==> flow/design.v <==
`timescale 1ns / 1ps
module adder(
input [7:0]PC,
input [7:0]B,
output [7:0]BrA);
assign BrA = PC + B;
endmodule
`timescale 1ns / 1ps
module alu(
           input [7:0] A,
           input [7:0] B,   
           input [3:0] FS, 
           input [2:0] sh,  
           output [7:0] F,  
           output C,  
           output N , 
           output V , 
           output Z,  
           output reg [7:0]Y         
    );
reg [7:0] outputreg ; 
reg [8:0] carryreg;
reg zeroflag;
reg overflowflag;
reg carryflag;
reg negativeflag;
parameter nop = 4'b0000;  
parameter add = 4'b0001;  
parameter sub = 4'b0010;  
parameter xor2 = 4'b0011;  
parameter or2 = 4'b0100;  
parameter logicshift_right = 4'b0101;  
parameter logicshift_left = 4'b0110;  
parameter compliment =	4'b0111;  
parameter bypass =	4'b1000;  
parameter and2 = 4'b1001;  
parameter greater_comparison = 4'b1010;  
parameter equality_comparison = 4'b1011;  
parameter not2 = 4'b1100;  
always @ (*)
begin
carryreg = 9'h0;
overflowflag = 1'b0;
case(FS)
    add:
    begin
    outputreg = A + B;  
    carryreg = A + B;
    end
    sub:
    begin
    outputreg = A + ~B + 1;  
    carryreg = A + ~B + 1;
    end
    and2:
    outputreg = A & B;  
    or2:
    outputreg = A | B;  
    xor2:
    outputreg = A ^ B;  
    bypass:
    outputreg = A;  
    not2:
    outputreg = ~A;  
    greater_comparison:
    outputreg = A>B ? 1'b0 : 1'b1 ;  
    equality_comparison:
    outputreg = A==B ? 8'h0 : 8'h1;  
    logicshift_right:
    begin
    outputreg = A >> sh;  
    carryreg = outputreg;
    end
    logicshift_left:
    begin
    outputreg = A << sh;  
    carryreg = outputreg;
    end
    compliment:
    outputreg = ~A;
    default:
    outputreg = 9'h0;
endcase
zeroflag = (outputreg == 0 )? 1'b1: 1'b0; 
negativeflag = outputreg[7]; 
carryflag = carryreg[8]; 
if (FS == 1 | FS == 2)  
   begin
   overflowflag = (negativeflag ^ carryflag) ? 1'b1 : 1'b0;
   end
Y[7:1]= 7'b0000000;
Y[0]=overflowflag;
end
assign F = outputreg[7:0];
assign N = negativeflag;
assign C = carryflag;
assign V = overflowflag;
assign Z = zeroflag;
endmodule
`timescale 1ns / 1ps
module branchpred(
input [1:0] BS,
output B_D);
assign B_D = ~(BS[0] | BS [1]);
endmodule
`timescale 1ns / 1ps
module constant_unit(
input [5:0] IM, 
input CS,
output [7:0] CU_out);
reg [7:0] constantunit;
always@(*)
begin
if (CS==0) 
begin
constantunit[5:0]=IM; 
constantunit[7:6]=2'b00; 
end
else
begin 
constantunit[5:0]=IM; 
constantunit[7]=IM[5]; 
constantunit[6]=IM[5];
end
end
assign CU_out=constantunit; 
endmodule
`timescale 1ns / 1ps
module datahazard(
input [2:0] AA,
input [2:0] BA,
input [2:0] DA,
input RW,
input MA,
input MB,
output DHS
    );
reg or_1,comp_1,comp_2,HA,HB;
always@(*)
begin    
or_1 = DA[0]|DA[1]|DA[2];
if (AA ^ DA)
    comp_1 = 1'b0;
else
    comp_1 = 1'b1;
if (BA ^ DA)
    comp_2 = 1'b0;
else
    comp_2 = 1'b1; 
HA = RW & or_1 & ~MA & comp_1;
HB = RW & or_1 & ~MB & comp_2;    
end  
assign DHS = ~(HA | HB);
endmodule
`timescale 1ns / 1ps
module initlogic(
input [1:0] BS,
input PS,
input z,
output [1:0] BS_out
);
assign BS_out = {BS[1],(BS[0]&(BS[1]|(PS ^ z)))};
endmodule
`timescale 1ns / 1ps
module instruction_decoder(
    input [16:0] instruction,
    output  RW,
    output  [2:0] DA, 
    output [1:0] MD , 
    output [1:0] BS,  
    output PS, 
    output MW, 
    output [3:0] FS, 
    output MA, 
    output MB, 
    output [2:0]AA,  
    output [2:0]BA,  
    output CS,  
    output [2:0] SH,  
    output output_write_enable,
	output input_enable
    );
parameter NOP = 5'b00000;  
parameter SUB = 5'b00001;  
parameter JML = 5'b00010;  
parameter JMP = 5'b00011;  
parameter AIU = 5'b00100;  
parameter ST  = 5'b00101;  
parameter AND = 5'b00110;  
parameter JMR = 5'b00111;  
parameter LSL = 5'b01000;  
parameter ADI = 5'b01001;  
parameter XOR = 5'b01010;  
parameter BZ  = 5'b01011;  
parameter MOV = 5'b01100;  
parameter LD  = 5'b01101;  
parameter SLT = 5'b01110;  
parameter ADD = 5'b01111;  
parameter OUT = 5'b10000;  
parameter NOT = 5'b10001;  
parameter IN  = 5'b10010;  
parameter BNZ = 5'b10011;  
parameter ORI = 5'b10100;  
parameter LSR = 5'b10101;  
reg RW_WIRE;
reg [2:0] DA_WIRE;   
reg [1:0] MD_WIRE ; 
reg [1:0] BS_WIRE;   
reg PS_WIRE ;  
reg MW_WIRE ;  
reg [3:0] FS_WIRE;  
reg MA_WIRE ;  
reg MB_WIRE ;  
reg [2:0]AA_WIRE ;  
reg [2:0]BA_WIRE ;  
reg CS_WIRE ;  
reg [2:0] SH_WIRE;
reg [4:0] opcode;
reg output_write_enable_wire;
reg input_enable_wire;
always@(*) begin
opcode = instruction[16:12]; 
case(opcode)
    NOP:begin     
    RW_WIRE = 1'b0; 
	 DA_WIRE = 3'b000; 
	 MD_WIRE = 2'b00;
	 BS_WIRE = 2'b00;
	 PS_WIRE = 1'b0;
	 MW_WIRE = 1'b0;
	 FS_WIRE = 4'b0000; 
	 MA_WIRE = 1'b0; 
	 MB_WIRE = 1'b0; 
	 AA_WIRE = 3'b000; 
	 BA_WIRE = 3'b000; 
	 CS_WIRE = 1'b0;
	 SH_WIRE=3'h0; 
	 output_write_enable_wire = 1'b0;
	 input_enable_wire = 1'b0;
    end 
    SUB:begin  
    RW_WIRE = 1'b1; 
	 DA_WIRE = instruction[11:9]; 
	 MD_WIRE = 2'b00;
	 BS_WIRE = 2'b00;
	 PS_WIRE = 1'b0;
	 MW_WIRE = 1'b0;
	 FS_WIRE = 4'b0010; 
	 MA_WIRE = 1'b0; 
	 MB_WIRE = 1'b0; 
	 AA_WIRE = instruction[8:6]; 
	 BA_WIRE = instruction[5:3]; 
	 CS_WIRE = 1'b0;
	 SH_WIRE = 3'h0; 
	 output_write_enable_wire = 1'b0; 
	 input_enable_wire = 1'b0;
    end 
    JML:begin    
    RW_WIRE = 1'b1; 
	 DA_WIRE = instruction[11:9]; 
	 MD_WIRE = 2'b00;
	 BS_WIRE = 2'b11;
	 PS_WIRE = 1'b0;
	 MW_WIRE = 1'b0 ;
	 FS_WIRE = 4'b1000; 
	 MA_WIRE = 1'b1; 
	 MB_WIRE = 1'b1; 
	 AA_WIRE = 3'b000; 
	 BA_WIRE = 3'b000; 
	 CS_WIRE = 1'b1;
	 SH_WIRE = 3'h0;
	 SH_WIRE=3'h0; 
	 output_write_enable_wire = 1'b0; 
	 input_enable_wire = 1'b0;
    end 
    JMP:begin  
    RW_WIRE = 1'b0; 
	 DA_WIRE = 3'b000; 
	 MD_WIRE = 2'b00;
	 BS_WIRE = 2'b11;
	 PS_WIRE = 1'b0;
	 MW_WIRE = 1'b0;
	 FS_WIRE = 4'b0000; 
	 MA_WIRE = 1'b0; 
	 MB_WIRE = 1'b1; 
	 AA_WIRE = 3'b000; 
	 BA_WIRE = 3'b000; 
	 CS_WIRE = 1'b1;
	 SH_WIRE = 3'h0;  
	 output_write_enable_wire = 1'b0;
	 input_enable_wire = 1'b0;	 
    end 
    AIU:begin  
    RW_WIRE = 1'b1; 
	 DA_WIRE = instruction[11:9]; 
	 MD_WIRE = 2'b00;
	 BS_WIRE = 2'b00;
	 PS_WIRE = 1'b0;
	 MW_WIRE = 1'b0;
	 FS_WIRE = 4'b0001; 
	 MA_WIRE = 1'b0; 
	 MB_WIRE = 1'b1; 
	 AA_WIRE = instruction[8:6]; 
	 BA_WIRE = 3'b000; 
	 CS_WIRE = 1'b1;
	 SH_WIRE = 3'h0; 
	 output_write_enable_wire = 1'b0; 
	 input_enable_wire = 1'b0;
    end
    ST:begin   
    RW_WIRE = 1'b0; 
	 DA_WIRE = instruction[11:9]; 
	 MD_WIRE = 2'b00;
	 BS_WIRE = 2'b00;
	 PS_WIRE = 1'b0;
	 MW_WIRE = 1'b1;
	 FS_WIRE = 4'b0000; 
	 MA_WIRE = 1'b0; 
	 MB_WIRE = 1'b0; 
	 AA_WIRE = instruction[8:6]; 
	 BA_WIRE = instruction[5:3]; 
	 CS_WIRE = 1'b0; 
	 SH_WIRE = 3'h0;
	 output_write_enable_wire = 1'b0; 
	 input_enable_wire = 1'b0;
    end 
    AND:begin   
    RW_WIRE = 1'b1; 
	 DA_WIRE = instruction[11:9]; 
	 MD_WIRE = 2'b00;
	 BS_WIRE = 2'b00;
	 PS_WIRE = 1'b0;
	 MW_WIRE = 1'b0;
	 FS_WIRE = 4'b1001; 
	 MA_WIRE = 1'b0; 
	 MB_WIRE = 1'b0; 
	 AA_WIRE = instruction[8:6]; 
	 BA_WIRE = instruction[5:3]; 
	 CS_WIRE = 1'b0; 
	 SH_WIRE = 3'h0; 
	 output_write_enable_wire = 1'b0;
	 input_enable_wire = 1'b0;
    end
    JMR:begin   
    RW_WIRE = 1'b0; 
	 DA_WIRE = 3'b000; 
	 MD_WIRE = 2'b00;
	 BS_WIRE = 2'b10;
	 PS_WIRE = 1'b0;
	 MW_WIRE = 1'b0;
	 FS_WIRE = 4'b0000; 
	 MA_WIRE = 1'b0; 
	 MB_WIRE = 1'b0; 
	 AA_WIRE = instruction[8:6]; 
	 BA_WIRE = 3'b000; 
	 CS_WIRE = 1'b0; 
	 SH_WIRE = 3'h0;
	 output_write_enable_wire = 1'b0; 
	 input_enable_wire = 1'b0;
    end 
    LSL:begin   
	 BS_WIRE = 2'b00;
	 PS_WIRE = 1'b0;
	 MW_WIRE = 1'b0;
	 AA_WIRE = instruction[8:6];
	 MA_WIRE = 1'b0;
	 FS_WIRE = 4'b0110;
	 SH_WIRE = instruction[2:0]; 
	 MD_WIRE = 2'b00;
	 RW_WIRE = 1'b1;
	 DA_WIRE = instruction[11:9];
	 MB_WIRE = 1'b0; 
	 BA_WIRE = 3'b000;           
	 CS_WIRE = 1'b0;
	 output_write_enable_wire = 1'b0;
	 input_enable_wire = 1'b0;
	 end 
    ADI:begin   
    RW_WIRE = 1'b1; 
	 DA_WIRE = instruction[11:9]; 
	 MD_WIRE = 2'b00;
	 BS_WIRE = 2'b00;
	 PS_WIRE = 1'b0;
	 MW_WIRE = 1'b0;
	 FS_WIRE = 4'b0001; 
	 MA_WIRE = 1'b0; 
	 MB_WIRE = 1'b1; 
	 AA_WIRE = instruction[8:6]; 
	 BA_WIRE = 3'b000; 
	 CS_WIRE = 1'b1;
	 SH_WIRE=3'h0;
	 output_write_enable_wire = 1'b0;  
    input_enable_wire = 1'b0;
	 end 
	 XOR:begin  
    RW_WIRE = 1'b1; 
	 DA_WIRE = instruction[11:9]; 
	 MD_WIRE = 2'b00;
	 BS_WIRE = 2'b00;
	 PS_WIRE = 1'b0;
	 MW_WIRE = 1'b0;
	 FS_WIRE = 4'b0011; 
	 MA_WIRE = 1'b0; 
	 MB_WIRE = 1'b0; 
	 AA_WIRE = instruction[8:6]; 
	 BA_WIRE = instruction[5:3]; 
	 CS_WIRE = 1'b0;
	 SH_WIRE=3'h0; 
	 output_write_enable_wire = 1'b0; 
	 input_enable_wire = 1'b0;
    end
	 BZ:begin   
    RW_WIRE = 1'b0; 
	 DA_WIRE = 3'b000; 
	 MD_WIRE = 2'b00;
	 BS_WIRE = 2'b01;
	 PS_WIRE = 1'b0;
	 MW_WIRE = 1'b0;
	 FS_WIRE = 4'b1000; 
	 MA_WIRE = 1'b0; 
	 MB_WIRE = 1'b1; 
	 AA_WIRE = instruction[8:6]; 
	 BA_WIRE = 3'b000; 
	 CS_WIRE = 1'b1;
	 SH_WIRE =3'h0;
	 output_write_enable_wire = 1'b0;  
	 input_enable_wire = 1'b0;
    end 
	 MOV:begin  
    RW_WIRE = 1'b1; 
	 DA_WIRE = instruction[11:9]; 
	 MD_WIRE = 2'b00;
	 BS_WIRE = 2'b00;
	 PS_WIRE = 1'b0;
	 MW_WIRE = 1'b0;
	 FS_WIRE = 4'b1000; 
	 MA_WIRE = 1'b0; 
	 MB_WIRE = 1'b0; 
	 AA_WIRE = instruction[8:6]; 
	 BA_WIRE = 3'b000; 
	 CS_WIRE = 1'b0;
	 SH_WIRE = 3'h0; 
	 output_write_enable_wire = 1'b0; 
    input_enable_wire = 1'b0;
	 end 
    LD:begin   
    RW_WIRE = 1'b1; 
	 DA_WIRE = instruction[11:9]; 
	 MD_WIRE = 2'b01;
	 BS_WIRE = 2'b00;
	 PS_WIRE = 1'b0;
	 MW_WIRE = 1'b0;
	 FS_WIRE = 4'b0000; 
	 MA_WIRE = 1'b0; 
	 MB_WIRE = 1'b0; 
	 AA_WIRE = instruction[8:6]; 
	 BA_WIRE = 3'b000; 
	 CS_WIRE = 1'b0;
	 SH_WIRE = 3'h0; 
	 output_write_enable_wire = 1'b0;
	 input_enable_wire = 1'b0;	 
    end
    SLT:begin  
    RW_WIRE = 1'b1; 
	 DA_WIRE = instruction[11:9]; 
	 MD_WIRE = 2'b00;
	 BS_WIRE = 2'b00;
	 PS_WIRE = 1'b0;
	 MW_WIRE = 1'b0;
	 FS_WIRE = 4'b1010; 
	 MA_WIRE = 1'b0; 
	 MB_WIRE = 1'b0; 
	 AA_WIRE = instruction[8:6]; 
	 BA_WIRE = instruction[5:3]; 
	 CS_WIRE = 1'b0;
	 SH_WIRE = 3'h0;  
	 output_write_enable_wire = 1'b0;
	 input_enable_wire = 1'b0;
    end 
	 ADD:begin  
    RW_WIRE = 1'b1; 
	 DA_WIRE = instruction[11:9]; 
	 MD_WIRE = 2'b00;
	 BS_WIRE = 2'b00;
	 PS_WIRE = 1'b0;
	 MW_WIRE = 1'b0;
	 FS_WIRE = 4'b0001; 
	 MA_WIRE = 1'b0; 
	 MB_WIRE = 1'b0; 
	 AA_WIRE = instruction[8:6]; 
	 BA_WIRE = instruction[5:3]; 
	 CS_WIRE = 1'b0;
	 SH_WIRE = 3'h0; 
	 output_write_enable_wire = 1'b0; 
	 input_enable_wire = 1'b0;
    end
	 OUT:begin   
    RW_WIRE = 1'b0; 
	 DA_WIRE = instruction[11:9]; 
	 MD_WIRE = 2'b00;
	 BS_WIRE = 2'b00;
	 PS_WIRE = 1'b0;
	 MW_WIRE = 1'b0;
	 FS_WIRE = 4'b0000; 
	 MA_WIRE = 1'b0; 
	 MB_WIRE = 1'b0; 
	 AA_WIRE = instruction[8:6]; 
	 BA_WIRE = instruction[5:3]; 
	 CS_WIRE = 1'b0;
	 SH_WIRE=3'h0; 
	 output_write_enable_wire = 1'b1; 
	 input_enable_wire = 1'b0;
    end 
    NOT:begin  
    RW_WIRE = 1'b1; 
	 DA_WIRE = instruction[11:9]; 
	 MD_WIRE = 2'b00;
	 BS_WIRE = 2'b00;
	 PS_WIRE = 1'b0;
	 MW_WIRE = 1'b0;
	 FS_WIRE = 4'b1100; 
	 MA_WIRE = 1'b0; 
	 MB_WIRE = 1'b0; 
	 AA_WIRE = instruction[8:6]; 
	 BA_WIRE = 3'b000; 
	 CS_WIRE = 1'b0;
	 SH_WIRE=3'h0; 
	 output_write_enable_wire = 1'b0; 
	 input_enable_wire = 1'b0;
    end 
    IN:begin  
    RW_WIRE = 1'b1; 
	 DA_WIRE = instruction[11:9]; 
	 MD_WIRE = 2'b10;
	 BS_WIRE = 2'b00;
	 PS_WIRE = 1'b0;
	 MW_WIRE = 1'b0;
	 FS_WIRE = 4'b0000; 
	 MA_WIRE = 1'b0; 
	 MB_WIRE = 1'b0; 
	 AA_WIRE = 3'b000;           
	 BA_WIRE = 3'b000; 
	 CS_WIRE = 1'b0;
	 SH_WIRE=3'h0; 
	 output_write_enable_wire = 1'b0; 
	 input_enable_wire = 1'b1;
    end 
	 BNZ:begin  
    RW_WIRE = 1'b0; 
	 DA_WIRE = 3'b000; 
	 MD_WIRE = 2'b00;
	 BS_WIRE = 2'b01;
	 PS_WIRE = 1'b1;
	 MW_WIRE = 1'b0;
	 FS_WIRE = 4'b1000; 
	 MA_WIRE = 1'b0; 
	 MB_WIRE = 1'b1; 
	 AA_WIRE = instruction[8:6]; 
	 BA_WIRE = 3'b000; 
	 CS_WIRE = 1'b1;
	 SH_WIRE= 3'h0; 
	 output_write_enable_wire = 1'b0; 
	 input_enable_wire = 1'b0;
    end 
	 ORI:begin   
    RW_WIRE = 1'b1; 
	 DA_WIRE = instruction[11:9]; 
	 MD_WIRE = 2'b00;
	 BS_WIRE = 2'b00;
	 PS_WIRE = 1'b0;
	 MW_WIRE = 1'b0;
	 FS_WIRE = 4'b0100; 
	 MA_WIRE = 1'b0; 
	 MB_WIRE = 1'b1; 
	 AA_WIRE = instruction[8:6]; 
	 BA_WIRE = 3'b000; 
	 CS_WIRE = 1'b0;
	 SH_WIRE=3'h0; 
	 output_write_enable_wire = 1'b0;  
	 input_enable_wire = 1'b0;
    end 
    LSR:begin   
	 BS_WIRE = 2'b00;
	 PS_WIRE = 1'b0;
	 MW_WIRE = 1'b0;
	 AA_WIRE = instruction[8:6];
	 MA_WIRE = 1'b0;
	 FS_WIRE = 4'b0101;
	 SH_WIRE = instruction[2:0]; 
	 MD_WIRE = 2'b00;
	 RW_WIRE = 1'b1;
	 DA_WIRE = instruction[11:9];
	 MB_WIRE = 1'b0; 
	 BA_WIRE = 3'b000; 
	 CS_WIRE = 1'b0;
	 output_write_enable_wire = 1'b0;
	 input_enable_wire = 1'b0;
    end 
	 default: begin
    RW_WIRE = 1'b0; 
	 DA_WIRE = 3'b000; 
	 MD_WIRE = 2'b00;
	 BS_WIRE = 2'b00;
	 PS_WIRE = 1'b0;
	 MW_WIRE = 1'b0;
	 FS_WIRE = 4'b0000; 
	 MA_WIRE = 1'b0; 
	 MB_WIRE = 1'b0; 
	 AA_WIRE = 3'b000; 
	 BA_WIRE = 3'b000; 
	 CS_WIRE = 1'b0;
	 SH_WIRE=3'h0;
	 output_write_enable_wire = 1'b0;
	 input_enable_wire = 1'b0;
	 end
    endcase
end
assign RW = RW_WIRE;
assign DA = DA_WIRE;
assign MD = MD_WIRE;
assign BS = BS_WIRE;
assign PS = PS_WIRE;
assign MW = MW_WIRE;
assign FS = FS_WIRE;
assign MA = MA_WIRE;
assign MB = MB_WIRE;
assign AA = AA_WIRE;
assign BA = BA_WIRE;
assign CS = CS_WIRE;
assign SH = SH_WIRE;
assign output_write_enable = output_write_enable_wire;
assign input_enable = input_enable_wire;
endmodule
`timescale 1ns / 1ps
module mux_a(PC,a_data,A,MA);
input [7:0]PC;
input [7:0]a_data;
input MA;
output reg [7:0]A;
always @ (*)
begin
	if(MA)
		A = PC;
	else
		A = a_data;
end
endmodule
`timescale 1ns / 1ps
module mux_b(
input MB,  
input [7:0]constantunit_out,   
input [7:0]register_b,  
output [7:0]mux_b_out   
);
reg [7:0]mux_b;   
always@(*)
begin
if (MB)
    mux_b = constantunit_out;
else
    mux_b = register_b;
end
assign mux_b_out = mux_b ;
endmodule
`timescale 1ns / 1ps
module mux_c(
input [1:0] BS_out,  
input [7:0] PC_value,   
input [7:0] RAA,  
input [7:0] BrA,
output [7:0] PC_out
);
parameter PC = 2'b00;
parameter jump = 2'b10;
reg [7:0]mux_c;   
always@(*)
begin
case (BS_out)  
    PC:
    mux_c = PC_value;
    jump:
    mux_c = RAA;
    default:
    mux_c = BrA;
endcase
end
assign PC_out = mux_c ;
endmodule
`timescale 1ns / 1ps
module mux_d(Y,F,data_out,MD,mux_d_out
    );
input [7:0]Y;
input [7:0]F;
input [7:0]data_out;
input [1:0]MD;
output reg [7:0]mux_d_out;
always@(*)
begin
	if(MD==2'b00)
		mux_d_out=F;
	else if(MD==2'b01)
		mux_d_out=data_out;
	else if(MD==2'b10)
		mux_d_out=Y;
	else
		mux_d_out=F;
end
endmodule
`timescale 1ns / 1ps
module muxe (
input [7:0] Bus_D,
input [7:0] data_in,
input ie,
output reg [7:0]mux_e_out
);
always@(*)
begin
	if(ie)
		mux_e_out=data_in;
	else
		mux_e_out=Bus_D;
end
endmodule
module register(
	input clk,
	input [2:0] addr_a,
	input [2:0] addr_b,
	input [2:0] addr_d,
	input [7:0] data_in,
	input wr_en,
	output [7:0] data_a,
	output [7:0] data_b
	);
 reg [7:0] memblk [0:7];
 assign data_a = (addr_a == 3'b000) ? 8'b00000000 : memblk[addr_a];
 assign data_b = (addr_b == 3'b000) ? 8'b00000000 : memblk[addr_b];
always @ (negedge clk)
 begin
 if (wr_en && addr_d != 3'b000)
 memblk[addr_d] <= data_in;
 end
endmodule
`timescale 1ns / 1ps
module microP(
    input clk,
    input reset,
    output [7:0] imem_addr,
    input [16:0] imem_data,
    output [7:0] dmem_addr,
    output [7:0] dmem_wdata,
    output dmem_we,
    input [7:0] dmem_rdata,
    input [7:0] data_in,
    output out_we,
    output [7:0] data_out_col,
    output [7:0] data_out_addr
    );
reg [7:0] PC;
wire [7:0] PC_1 = PC + 8'd1;
assign imem_addr = PC;
reg [16:0] IR;
reg [7:0] PC_1_d;
wire RW_d, PS_d, MW_d, MA_d, MB_d, CS_d, OW_d, IE_d;
wire [2:0] DA_d, AA_d, BA_d, SH_d;
wire [1:0] MD_d, BS_d;
wire [3:0] FS_d;
instruction_decoder DEC(
    .instruction(IR),
    .RW(RW_d), .DA(DA_d), .MD(MD_d), .BS(BS_d), .PS(PS_d), .MW(MW_d),
    .FS(FS_d), .MA(MA_d), .MB(MB_d), .AA(AA_d), .BA(BA_d), .CS(CS_d),
    .SH(SH_d), .output_write_enable(OW_d), .input_enable(IE_d)
    );
wire [7:0] a_data, b_data, reg_d;
wire RW_w;
wire [2:0] DA_w;
register REGFILE(
    .clk(clk), .addr_a(AA_d), .addr_b(BA_d), .addr_d(DA_w),
    .data_in(reg_d), .wr_en(RW_w), .data_a(a_data), .data_b(b_data)
    );
wire [7:0] const_out, bus_a_d, bus_b_d;
constant_unit CONST(.IM(IR[5:0]), .CS(CS_d), .CU_out(const_out));
mux_a MUXA(.PC(PC_1_d), .a_data(a_data), .A(bus_a_d), .MA(MA_d));
mux_b MUXB(.MB(MB_d), .constantunit_out(const_out), .register_b(b_data), .mux_b_out(bus_b_d));
reg RW_e, PS_e, MW_e, OW_e, IE_e;
reg [2:0] DA_e, SH_e;
reg [1:0] MD_e, BS_e;
reg [3:0] FS_e;
reg [7:0] BUS_A, BUS_B, PC_2;
wire DHS;
datahazard HAZ(.AA(AA_d), .BA(BA_d), .DA(DA_e), .RW(RW_e), .MA(MA_d), .MB(MB_d), .DHS(DHS));
wire [7:0] F, Y;
wire C, N, V, Z;
alu ALU(.A(BUS_A), .B(BUS_B), .FS(FS_e), .sh(SH_e), .F(F), .C(C), .N(N), .V(V), .Z(Z), .Y(Y));
wire [7:0] BrA;
adder BRADD(.PC(PC_2), .B(BUS_B), .BrA(BrA));
wire [1:0] BS_out;
initlogic BRLOGIC(.BS(BS_e), .PS(PS_e), .z(Z), .BS_out(BS_out));
wire B_D;   
branchpred BRDET(.BS(BS_out), .B_D(B_D));
wire [7:0] next_pc;
mux_c MUXC(.BS_out(BS_out), .PC_value(PC_1), .RAA(BUS_A), .BrA(BrA), .PC_out(next_pc));
assign dmem_addr = BUS_A;
assign dmem_wdata = BUS_B;
assign dmem_we = MW_e;
assign out_we = OW_e;
assign data_out_col = BUS_A;
assign data_out_addr = BUS_B;
reg RW_w_r, IE_w;
reg [2:0] DA_w_r;
reg [1:0] MD_w;
reg [7:0] F_w, D_w, Y_w;
assign RW_w = RW_w_r;
assign DA_w = DA_w_r;
wire [7:0] bus_d;
mux_d MUXD(.Y(Y_w), .F(F_w), .data_out(D_w), .MD(MD_w), .mux_d_out(bus_d));
muxe MUXE(.Bus_D(bus_d), .data_in(data_in), .ie(IE_w), .mux_e_out(reg_d));
always @(posedge clk) begin
    if (!reset) begin
        PC <= 8'd0;
        IR <= 17'd0;
        PC_1_d <= 8'd0;
        RW_e <= 1'b0; MW_e <= 1'b0; OW_e <= 1'b0; IE_e <= 1'b0;
        BS_e <= 2'b00; PS_e <= 1'b0;
        RW_w_r <= 1'b0; IE_w <= 1'b0;
    end else begin
        RW_w_r <= RW_e;
        DA_w_r <= DA_e;
        MD_w <= MD_e;
        IE_w <= IE_e;
        F_w <= F;
        D_w <= dmem_rdata;
        Y_w <= Y;
        if (!B_D) begin
            PC <= next_pc;
            IR <= 17'd0;
            RW_e <= 1'b0; MW_e <= 1'b0; OW_e <= 1'b0; IE_e <= 1'b0;
            BS_e <= 2'b00; PS_e <= 1'b0;
        end else if (!DHS) begin
            RW_e <= 1'b0; MW_e <= 1'b0; OW_e <= 1'b0; IE_e <= 1'b0;
            BS_e <= 2'b00; PS_e <= 1'b0;
        end else begin
            PC <= next_pc;
            IR <= imem_data;
            PC_1_d <= PC_1;
            RW_e <= RW_d; MW_e <= MW_d; OW_e <= OW_d; IE_e <= IE_d;
            BS_e <= BS_d; PS_e <= PS_d;
        end
        if (B_D && DHS) begin
            DA_e <= DA_d;
            MD_e <= MD_d;
            FS_e <= FS_d;
            SH_e <= SH_d;
            BUS_A <= bus_a_d;
            BUS_B <= bus_b_d;
            PC_2 <= PC_1_d;
        end
    end
end
endmodule
## Tool chain data of microP

The steps from the RTL of microP to its reports follow in flow order.
Lines are those of the file above, counted from 1.
Cell names lack the library's common part.
Not given: -

| set-up | value |
|---|---|
| top | microP |
| clock input | clk |
| standard-cell library | sky130hd |
| timing corner | tt_025C_1v80 |

## Elaborated design

Counts by Yosys on the flattened word-level netlist (proc, flatten, opt, wreduce; memories kept). Register bits leave out memories and registers merged into their read ports (data or address). Print and check cells are left out.
Memory sizes are those after Yosys's memory passes, which may raise the word count (mostly to a power of two), join words into wider ones and drop unused or constant bits.

| bit counts | value |
|---|---|
| register bits | 100 |
| bits in writable memories | 64 |
| memories | 1 |
| bits of input ports | 35 |
| output and inout port bits | 42 |
| elaborated cells | 159 |

| cells by class | value |
|---|---|
| add/subtract/negate cells | 6 |
| $lt $le $gt $ge | 1 |
| equality and inequality tests | 38 |
| shifts and indexed selects | 2 |
| muxes and demuxes | 36 |
| bitwise operators | 26 |
| reductions and logical operators | 26 |

Memories:

| memory | depth | width | rd ports | wr ports | line | text |
|---|---|---|---|---|---|---|
| REGFILE.memblk | 8 | 8 | 2 | 1 | 734 | `reg [7:0] memblk [0:7];` |

Operators with widths:

| operator | count |
|---|---|
| 8-bit case mux with 11-bit select | 1 |
| 8-bit 2-to-1 mux | 11 |
| 5-bit by 4-bit equality test with 1-bit output (second input constant) | 8 |
| 4-bit case mux with 10-bit select | 1 |
| 9-bit case mux with 4-bit select | 1 |
| 5-bit equality test (second input constant) | 6 |
| 4-bit equality test (second input constant) | 5 |
| 5-bit by 3-bit equality test with 1-bit output (second input constant) | 4 |
| 18-bit OR reduction | 1 |
| 17-bit OR reduction | 1 |
| 4-bit by 3-bit equality test with 1-bit output (second input constant) | 4 |
| 8-bit adder | 2 |
| 8-bit case mux with 2-bit select | 1 |
| 1-bit 2-to-1 mux | 16 |
| 15-bit OR reduction | 1 |
| 7-bit OR reduction | 2 |
| 2-bit OR reduction | 5 |
| 5-bit by 2-bit equality test with 1-bit output (second input constant) | 2 |
| 3-bit nonzero test | 3 |
| 8-bit by 8-bit adder with 9-bit output | 1 |
| 8-bit by 9-bit adder with 9-bit output | 1 |
| 8-bit NOT with 9-bit output | 1 |
| 9-bit by 1-bit adder with 9-bit output (second input constant) | 1 |
| 3-bit 2-to-1 mux | 3 |
| 4-bit by 2-bit equality test with 1-bit output (second input constant) | 2 |
| 8-bit by 1-bit adder with 8-bit output (second input constant) | 1 |
| 8-bit by 3-bit left shift with 8-bit output | 1 |
| 8-bit by 3-bit right shift with 8-bit output | 1 |

Not listed: further kinds 26, cells in them 48.

## Longest topological paths

Longest topological path by Yosys (ltp), each cell counted once; first at word level (registers and memories cut), then after technology mapping (sequential cells cut; the memories' decode and read muxes count).

| logic depth | value |
|---|---|
| depth after elaboration | 13 |
| ABC_AREA | 0 |
| mapped depth | 15 |
| mapped depth without buffers | 13 |

## Synthesis result

Source: synth_stat.txt of the flow (Yosys; design flattened, memories mapped). It holds for the ABC_AREA given above (unset counts as 0); a run with the other value may have another netlist.

| synthesis totals | value |
|---|---|
| mapped cells | 929 |
| cell area after synthesis | 9609.2 µm² |
| sequential part of the area | 4344.2 µm² |
| mapped flip-flops | 162 |
| buffers | 73 |

Cell types:

| cell | count | total area (µm²) |
|---|---|---|
| edfxtp_1 | 110 | 3.3E+03 |
| dfxtp_1 | 52 | 1.04E+03 |
| mux2i_1 | 65 | 650.624 |
| mux4_2 | 18 | 405.389 |
| ha_1 | 32 | 400.384 |
| nor2_1 | 91 | 341.578 |
| nand2_1 | 83 | 311.549 |
| a21oi_1 | 45 | 225.216 |
| inv_1 | 48 | 180.173 |
| o21ai_0 | 32 | 160.154 |
| clkbuf_1 | 40 | 150.144 |
| nand2b_1 | 23 | 143.888 |
| a211oi_1 | 18 | 135.13 |
| buf_4 | 16 | 120.115 |
| nor2b_1 | 17 | 106.352 |
| xnor2_1 | 12 | 105.101 |
| o31ai_1 | 13 | 97.594 |
| a22oi_1 | 10 | 75.072 |

Not listed: further types 67, cells in them 204.
By module: a second synthesis without flattening, with its own total; a netlist apart from the flattened one above.

| unflattened totals | value |
|---|---|
| cells (unflattened synthesis) | 955 |
| area total of the unflattened synthesis | 10538.9 µm² |

Rows give one instance, submodules left out.

Modules:

| module | times used | cells | area (µm²) | seq. area (µm²) |
|---|---|---|---|---|
| microP | 1 | 234 | 3654.8 | 2792.7 |
| register | 1 | 182 | 2808.9 | 1681.6 |
| alu | 1 | 294 | 2114.5 | 0.0 |
| instruction_decoder | 1 | 101 | 619.3 | 0.0 |
| adder | 1 | 42 | 331.6 | 0.0 |
| mux_d | 1 | 27 | 276.5 | 0.0 |
| mux_c | 1 | 26 | 172.7 | 0.0 |
| mux_a | 1 | 9 | 131.4 | 0.0 |
| mux_b | 1 | 9 | 131.4 | 0.0 |
| muxe | 1 | 9 | 131.4 | 0.0 |
| datahazard | 1 | 10 | 80.1 | 0.0 |
| constant_unit | 1 | 8 | 58.8 | 0.0 |
| initlogic | 1 | 3 | 23.8 | 0.0 |
| branchpred | 1 | 1 | 3.8 | 0.0 |

Memo
Re: implementation data of microP

Module microP, platform sky130hd: 3 stored runs of the flow (Yosys, OpenROAD) with differing settings, in no particular order. Input and output delays are each 20% of the period that was set; the output load is 0.01 pF.
"achieved clock period": clock period set for the run, less the worst setup slack. It is reckoned from that one timing run; input and output delays stay at 20% of the period that was set.
"time of the worst setup path": the worst setup path's part of the clock period (all of it between registers, 20% less for each end at a port) less its slack. A launch clock that arrives late makes it longer, a capture clock that arrives late makes it shorter.
"total power of the final layout": no workload was simulated; the value follows from the tool's default switching activity.
"time of the worst setup path" is given in steps of 10 ps.
Among the settings, -- means not set for that run.
Among the results, -- means that no value is shown for the run.

| name | job 1 | job 2 | job 3 |
|---|---|---|---|
| ABC_AREA | 0 | -- | -- |
| CAP_MARGIN | 25 | 20 | 20 |
| CELL_PAD_IN_SITES_DETAIL_PLACEMENT | 0 | -- | -- |
| CELL_PAD_IN_SITES_GLOBAL_PLACEMENT | 1 | -- | -- |
| CORE_MARGIN | 3 | 2 | 2 |
| CORE_UTILIZATION | 25 | 40 | 59 |
| CTS_CLUSTER_DIAMETER | 350 | -- | -- |
| GPL_ROUTABILITY_DRIVEN | 1 | -- | -- |
| GPL_TIMING_DRIVEN | 0 | -- | -- |
| MAX_ROUTING_LAYER | met5 | -- | -- |
| MIN_ROUTING_LAYER | met1 | -- | -- |
| PLACE_DENSITY_LB_ADDON | 0.18 | -- | -- |
| SETUP_SLACK_MARGIN | -0.29 | -- | -- |
| SLEW_MARGIN | 10 | 20 | 20 |
| TNS_END_PERCENT | 80 | -- | -- |
| period_ns | 6.34 | 2.7 | 5.0 |
| PLACE_DENSITY | -- | 0.6 | -- |
| CORE_ASPECT_RATIO | -- | -- | 1.05 |
| time of the worst setup path (ps) | -- | 3460 | -- |
| critical path kind | -- | reg2reg | -- |
| post-layout utilization | 0.316 | 0.606 | 0.718 |
| total power of the final layout (uW) | 3212 | 8461 | 4119 |
| standard-cell area after routing (µm²) | 11922.7 | 14258.7 | 11405.9 |
| area of the die (µm²) | 40826.2 | 25279.4 | 17324.0 |
| achieved clock period (ps) | -- | 3460 | -- |
| worst hold slack in the final report (ps) | 445 | 449 | 447 |
| lowest setup slack (ps) | 811 | -760 | 595 |
| Yosys chip area after synthesis (µm²) | 9609.2 | 9609.2 | 9609.2 |
| sum of negative setup slack (ps) | 0 | -61713 | 0 |
